==> flow/design.v <==
module AHB_Master_ALU_REG_pipelined (
    input wire        HCLK,        
    input wire        HRESETn,     
    output reg [31:0] HADDR,       
    output reg [2:0] HBURST,         
    output reg [2:0]  HSIZE,       
    output reg [1:0]  HTRANS,      
    output reg [31:0] HWDATA,      
    output reg        HWRITE,      
    input wire [31:0] HRDATA,      
    input wire        HREADY,      
    input wire        HRESP,
    input wire [63:0] cpu_inst
);
    wire [31:0] ReadData1, ReadData2;
    wire [31:0] ALUResult;
    reg RegWrite;
    reg [31:0] WriteData;
    reg type_data ;
    reg ALU_REG;
    reg write_read;
    reg [7:0] burst_length;
    reg [2:0] ReadReg1_ADDR;  
    reg [2:0] ReadReg2_ADDR;   
    reg [2:0] WriteReg_ADDR;   
    reg [2:0] AlU_OP;
    reg [2:0] WriteReg_ADDR2;
    reg [31:0] HWDATA_t;
    reg [31:0] HADDR_delay;
ALU alu(
    .A(ReadData1),
    .B(ReadData2),
    .AlU_OP(AlU_OP),
    .Result(ALUResult)
);
RegisterFile rf(
    .clk(HCLK),
    .rst_n(HRESETn),
    .ReadReg1_ADDR(ReadReg1_ADDR),
    .ReadReg2_ADDR(ReadReg2_ADDR),
    .WriteReg_ADDR(WriteReg_ADDR2),
    .WriteData(WriteData),
    .RegWrite(RegWrite),
    .ReadData1(ReadData1),
    .ReadData2(ReadData2)
);
localparam      IDLE         = 2'b00,
                BUSY     = 2'b01,
                NONSEQ   = 2'b10,
                SEQ      = 2'b11;
reg [9:0] burst_counter;
reg work;
always @(posedge HCLK or negedge HRESETn) begin
    if (!HRESETn)
        HADDR_delay <= 32'b0;
    else
        HADDR_delay <= cpu_inst [63:32];
end
always @(posedge HCLK or negedge HRESETn) begin
    if (!HRESETn)
    begin   
        HTRANS <= IDLE;   
        HADDR <= 32'b0;
        HBURST <= 3'b0;
        HSIZE <= 3'b0;
        HWDATA <= 32'b0;
        HWRITE <= 1'b0;
        RegWrite <= 1'b0;
        WriteData <= 32'b0;
        type_data <= 1'b0;
        ALU_REG <= 1'b0;
        write_read <= 1'b0;
        burst_length <= 8'b0;
        ReadReg1_ADDR <= 3'b0;
        ReadReg2_ADDR <= 3'b0;
        WriteReg_ADDR <= 3'b0;
        AlU_OP <= 3'b0;
        WriteReg_ADDR2 <= 3'b0;
        HWDATA_t <= 32'b0;
        burst_counter <= 10'b0;
        work <= 1'b0;
    end
    else
begin
        RegWrite <= 0;
        case (HTRANS)
            IDLE:begin
                if (type_data == 1)
                begin
                    if(ALU_REG)
                        begin
                            if(write_read)
                            begin
                                WriteData   <= ALUResult;
                                RegWrite    <= 1;
                            end                           
                             else
                            begin
                                HWDATA_t      <= ALUResult;
                                RegWrite    <= 0;
                            end                        end
                        else
                        begin
                            if (HWRITE)
                            begin
                                WriteData   <= HRDATA;
                                RegWrite    <= 1;
                            end
                            else
                            begin
                                HWDATA_t      <= ReadData1;
                                RegWrite    <= 0;
                            end
                        end
                        type_data <= 1;
                end
                type_data <= 1;
                HADDR <= HADDR_delay;
                HSIZE <= cpu_inst[6:4];  
                HWRITE <= cpu_inst[0];   
                HBURST <= cpu_inst[3:1];
                work <= cpu_inst[7];
                write_read <= cpu_inst [31];
                ALU_REG <= cpu_inst [18];
                burst_length <= cpu_inst[15:8];
                ReadReg1_ADDR <= cpu_inst[21:19]; 
                ReadReg2_ADDR <=  cpu_inst[24:22]; 
                WriteReg_ADDR <=  cpu_inst[27:25]; 
                WriteReg_ADDR2 <= WriteReg_ADDR;
                HWDATA <= HWDATA_t;
                AlU_OP <= cpu_inst [30:28];
                if (HREADY && work) begin
                    HTRANS <= NONSEQ;
                    burst_counter <= 0;        
                end
            end 
            BUSY:begin
                work <= cpu_inst[7];
                if (work) begin
                    HTRANS <= IDLE; 
                end
            end
            NONSEQ:begin
                type_data <= 1;
                HADDR <= HADDR_delay;
                HSIZE <= cpu_inst[6:4];  
                HWRITE <= cpu_inst[0];   
                HBURST <= cpu_inst[3:1];
                work <= cpu_inst[7];
                write_read <= cpu_inst [31];
                ALU_REG <= cpu_inst [18];
                burst_length <= cpu_inst[15:8];
                ReadReg1_ADDR <= cpu_inst[21:19]; 
                ReadReg2_ADDR <=  cpu_inst[24:22]; 
                WriteReg_ADDR <=  cpu_inst[27:25]; 
                WriteReg_ADDR2 <= WriteReg_ADDR;
                HWDATA <= HWDATA_t;
                AlU_OP <= cpu_inst [30:28];
                if(ALU_REG)
                        begin
                            if(write_read)
                            begin
                                WriteData   <= ALUResult;
                                RegWrite    <= 1;
                            end
                            else
                            begin
                                HWDATA_t      <= ALUResult;
                                RegWrite    <= 0;
                            end
                        end
                        else
                        begin
                            if (HWRITE)
                            begin
                                WriteData   <= HRDATA;
                                RegWrite    <= 1;
                            end
                            else
                            begin
                                HWDATA_t      <= ReadData1;
                                RegWrite    <= 0;
                            end
                        end
                if (HREADY) begin
                    if (!work)
                    HTRANS <= BUSY;
                    else if (HBURST) begin
                        type_data <= 1;
                        burst_counter <= burst_counter + 1;
                        HTRANS <= SEQ;
                    end else begin
                        type_data <= 1;
                        HTRANS <= IDLE;
                    end
                end
            end  
            SEQ:begin
                HWDATA <= HWDATA_t;
                ReadReg1_ADDR <= ReadReg1_ADDR +1;
                WriteReg_ADDR <=  WriteReg_ADDR;
                WriteReg_ADDR2 <= WriteReg_ADDR;
                RegWrite    <= 0;
                if (HREADY) begin
                    if(ALU_REG)
                        begin
                            if(write_read)
                            begin
                                WriteData   <= ALUResult;
                                RegWrite    <= 1;
                            end
                            else
                            begin
                                HWDATA_t      <= ALUResult;
                                RegWrite    <= 0;
                            end                        end
                        else
                        begin
                            if (HWRITE)
                            begin
                                WriteData   <= HRDATA;
                                RegWrite    <= 1;
                            end
                            else
                            begin
                                HWDATA_t      <= ReadData1;
                                RegWrite    <= 0;
                            end
                        end
                    HADDR <= HADDR + (4 << HSIZE); 
                        burst_counter <= burst_counter + 1;
                    if (!work)
                    HTRANS <= BUSY;
                    else if(HBURST == 3'b001 && burst_counter * HSIZE < 8'b11111111 && burst_counter < burst_length-1)
                    HTRANS <= SEQ;
                        else begin
                        HTRANS <= IDLE;
                    end
                end  
            end
            default:HTRANS <= IDLE;
        endcase
    end
end
endmodule
module ALU(
    input [31:0] A,    
    input [31:0] B,       
    input [2:0] AlU_OP,   
    output reg [31:0] Result 
);
    always @(*) begin
        case (AlU_OP)
            3'b000: Result = A + B;     
            3'b001: Result = A - B;     
            3'b010: Result = A & B;     
            3'b011: Result = A | B;     
            3'b100: Result = A ^ B;     
            3'b101: Result = ~A;        
            3'b110: Result = A << 1;    
            3'b111: Result = A >> 1;    
            default: Result = 8'b0;
        endcase
    end
endmodule
module RegisterFile(
    input clk,
    input rst_n,
    input [2:0] ReadReg1_ADDR,
    input [2:0] ReadReg2_ADDR,
    input [2:0] WriteReg_ADDR,
    input [31:0] WriteData,
    input RegWrite,
    output [31:0] ReadData1,
    output [31:0] ReadData2
);
    reg [31:0] registers [7:0]; 
    assign ReadData1 = registers[ReadReg1_ADDR];
    assign ReadData2 = registers[ReadReg2_ADDR];
    integer i;
    always @(posedge clk or negedge rst_n) begin
        if (!rst_n) begin
            for (i = 0; i < 8; i = i + 1)
                registers[i] <= 32'b0;
        end
        else if (RegWrite) begin
            registers[WriteReg_ADDR] <= WriteData;
        end
    end
endmodule
# == Step by step through the tools: AHB_Master_ALU_REG_pipelined ==
# The steps from the RTL of AHB_Master_ALU_REG_pipelined to its reports follow in flow order.
# Line numbers count from 1 in the design file above.
# Operators: Yosys type, input widths -> output width; for muxes data width and select width s.
# Cell names lack the library's common part.
# The mark n/a stands for no value.
# inputs
design,AHB_Master_ALU_REG_pipelined
clock,HCLK
lib,sky130hd
lib_corner,tt_025C_1v80

# == Elaborated design ==
# Source: Yosys, flattened and elaborated. Widths are those after wreduce. Registers that Yosys merges into a memory's read port (data or address) are not register bits. Print and check cells do not count.
# bits
word_cells,148
register_bits,463
inputBits,100
output_inout_bits,73
# classes
muxes,39
n_eq,39
bitwise,4
n_addsub,6
n_mul,1
cmp,2
reduce_and_logical,27
shift,1
# op_table
op,n
$pmux 32 s8,3
$mux 32,11
$pmux 32 s3,2
$add 32x32->32,2
$pmux 32 s2,1
$mux 10,5
$eq 3x3->1 const B,16
$lt 10x32->1,1
$shl 3x3->32 const A,1
$sub 32x32->32,1
$and 32x32->32,1
$or 32x32->32,1
$xor 32x32->32,1
$not 32->32,1
$mul 10x3->10,1
$pmux 10 s3,1
$eq 3x2->1 const B,8
$reduce_and 2->1,9
$mux 2,8
$eq 3x1->1 const B,5
$ne 2x2->1 const B,7
$logic_not 3->1,4
$add 10x1->10 const B,1
$lt 10x8->1 const B,1
$sub 8x1->9 const B,1
$pmux 2 s4,1
$reduce_bool 3->1,2
$reduce_or 3->1,2
# Other operator kinds: 14; their cells: 21.

# == Depth ==
# Yosys ltp: most cells in a row. Word level: on the elaborated netlist, between registers, memories and ports. Mapped: between sequential cells and ports; inverters and the memories' decode and read muxes count.
# depth
ltp_word,8
abc_area,0
mapped_depth,28

# == Synthesis result ==
# The flow's flattened synthesis, as Yosys stat reports it; memories are mapped. The netlist is that of the ABC_AREA named above (0 if unset); the other value can give another one.
# The area totals of this step are shown rounded.
# mapped
sequential_area_um2,11600
yosys_area_um2,28600
mapped_cells,2864
ff_cells,463
# by_type
type,n
dfrtp_1,463
mux2_2,345
ha_1,142
nand2_1,274
a21oi_1,163
nor2_1,216
o21ai_0,156
mux2i_1,76
xnor2_1,58
clkbuf_1,132
inv_1,125
a222oi_1,36
a221oi_1,38
mux4_2,10
o31ai_1,27
fa_1,10
o21a_1,26
o22ai_1,29
# Not listed: further types 80, cells in them 538.
# The figures by module come from a second, unflattened synthesis with its own total; it is not the netlist above.
# unflattened
hier_cells,2810
area_unflattened_um2,29100
# Rows give one instance, submodules left out.
# modules
module,mod_area_um2,cells,mod_seq_area_um2,n_inst
RegisterFile,13700,1115,6410,1
AHB_Master_ALU_REG_pipelined,10400,957,5180,1
ALU,5010,738,0.0,1

# == Timing after synthesis ==
# Source: OpenSTA report_checks on the synthesized netlist (no wires, ideal clock, input and output delay 20% of the period each), path of least setup slack; recovery checks are left aside. Register names are those of the netlist, which keeps one name where synthesis merged equal registers.
# synth_path
kind,reg2reg
start,reg ReadReg1_ADDR[2]
end,reg HWDATA_t[24]
setup_time_ns,0.121
setup_slack_ns,0.956
period_ns,6.0
delay_ns,5.044
t_arrival_ns,4.923
path_buffers,5
driving_pins,24
t_first_pin_ns,0.000
t_required_ns,5.879
synth_period_reached_ns,5.044
# "delay_ns" = arrival - input delay + setup time.
# "driving_pins": output pins that drive a net of the path, with the launching flip-flop's if there is one; two outputs of one cell count as two.
# "synth_period_reached_ns" = period - worst setup slack (recovery checks aside). The figure is calculated, with input and output delays left at 20% of the set period.
# Between the ends stands the longest chain of elaborated cells between them, by number of cells; it is not shown to be the way that was timed. Of several equally long chains one is given.
# Each line given opens the expression or statement behind the cell; cells for indexed reads and writes are added by Yosys, which also makes memories of some case tables.
# At most two assigning lines are given for a register; there are more.
# synth_between
cell_sequence,dfrtp_1 clkbuf_1 inv_1 clkbuf_1 ha_1 nor4_1 nand2b_1 buf_2 buf_2 buf_2 a21oi_1 inv_1 ha_1 fa_1 nor2b_1 o21a_1 o21ai_0 a2111oi_0 nor2_1 or3_1 o2111ai_1 mux2i_1 o211a_1 o21ai_1
elab_chain_len,8
cone_cells,22
# synth_rtl
item,line,text
"start, declared",23,reg [2:0] ReadReg1_ADDR;
"start, assigned",126,ReadReg1_ADDR <= cpu_inst[21:19];
"start, assigned",153,ReadReg1_ADDR <= cpu_inst[21:19];
$eq 3x3->1,278,assign ReadData1 = registers[ReadReg1_ADDR];
$pmux 32 s8,278,
$sub 32x32->32,255,3'b001: Result = A - B;
$pmux 32 s8,253,case (AlU_OP)
$mux 32,207,if(write_read)
$mux 32,205,if(ALU_REG)
$mux 32,204,if (HREADY) begin
$pmux 32 s3,86,case (HTRANS)
"end, assigned",99,HWDATA_t      <= ALUResult;
"end, assigned",111,HWDATA_t      <= ReadData1;
"end, declared",28,reg [31:0] HWDATA_t;

# == Timing after layout ==
# Path of least setup slack in the final report of record 2 (OpenROAD, finished layout, wires in). Where an end is a register, its clock arrival counts in the times.
# layout_path
kind,reg2reg
start,reg ReadReg1_ADDR[1]
end,reg HWDATA_t[24]
driving_pins,21
setup_time_ns,0.12
setup_slack_ns,0.05
t_first_pin_ns,0.63
t_arrival_ns,6.45
path_buffers,3
t_required_ns,6.50
period_ns,6.0
# Between the ends stands the longest chain of elaborated cells between them, by number of cells; it is not shown to be the way that was timed. Of several equally long chains one is given.
# At most two assigning lines are given for a register; there are more.
# layout_between
cell_sequence,dfrtp_1 ha_1 ha_1 clkbuf_2 clkbuf_2 a221oi_1 a21oi_4 inv_1 ha_1 fa_1 nor2b_1 o21a_1 o21ai_2 a2111oi_4 buf_4 nor2_1 or3_1 o2111ai_1 mux2i_1 o211a_1 o21ai_1
elab_chain_len,8
cone_cells,22
# layout_rtl
item,line,text
"start, declared",23,reg [2:0] ReadReg1_ADDR;
"start, assigned",126,ReadReg1_ADDR <= cpu_inst[21:19];
"start, assigned",153,ReadReg1_ADDR <= cpu_inst[21:19];
$eq 3x3->1,278,assign ReadData1 = registers[ReadReg1_ADDR];
$pmux 32 s8,278,
$sub 32x32->32,255,3'b001: Result = A - B;
$pmux 32 s8,253,case (AlU_OP)
$mux 32,207,if(write_read)
$mux 32,205,if(ALU_REG)
$mux 32,204,if (HREADY) begin
$pmux 32 s3,86,case (HTRANS)
"end, assigned",99,HWDATA_t      <= ALUResult;
"end, assigned",111,HWDATA_t      <= ReadData1;
"end, declared",28,reg [31:0] HWDATA_t;

# 2 stored runs of AHB_Master_ALU_REG_pipelined in the flow (synthesis by Yosys, layout by OpenROAD, sky130hd cells), in arbitrary order. Constraints: input delay and output delay 20% of the set period each, output load 0.01 pF.
# Measured values are rounded.
# A setting shown as - is not set for that run.
# A result given as - is not shown for that run.
setting or result,record 1,record 2
ABC_AREA,0,-
CAP_MARGIN,0,0
CELL_PAD_IN_SITES_DETAIL_PLACEMENT,0,1
CELL_PAD_IN_SITES_GLOBAL_PLACEMENT,3,3
CORE_MARGIN,7,2
CORE_UTILIZATION,66,40
HOLD_SLACK_MARGIN,0.02,-0.03
SLEW_MARGIN,40,30
period_ns,4.5,6.0
CTS_CLUSTER_SIZE,-,85
GPL_ROUTABILITY_DRIVEN,-,0
GPL_TIMING_DRIVEN,-,0
MIN_ROUTING_LAYER,-,met1
PLACE_DENSITY,-,0.6
post_route_stdcell_area_um2,-,34300
die_um2,-,73700
worst_setup_slack_ns,-,0.052
synthesis_area_um2,-,28600
# Record 1: incomplete, placement halted on GPL-0301
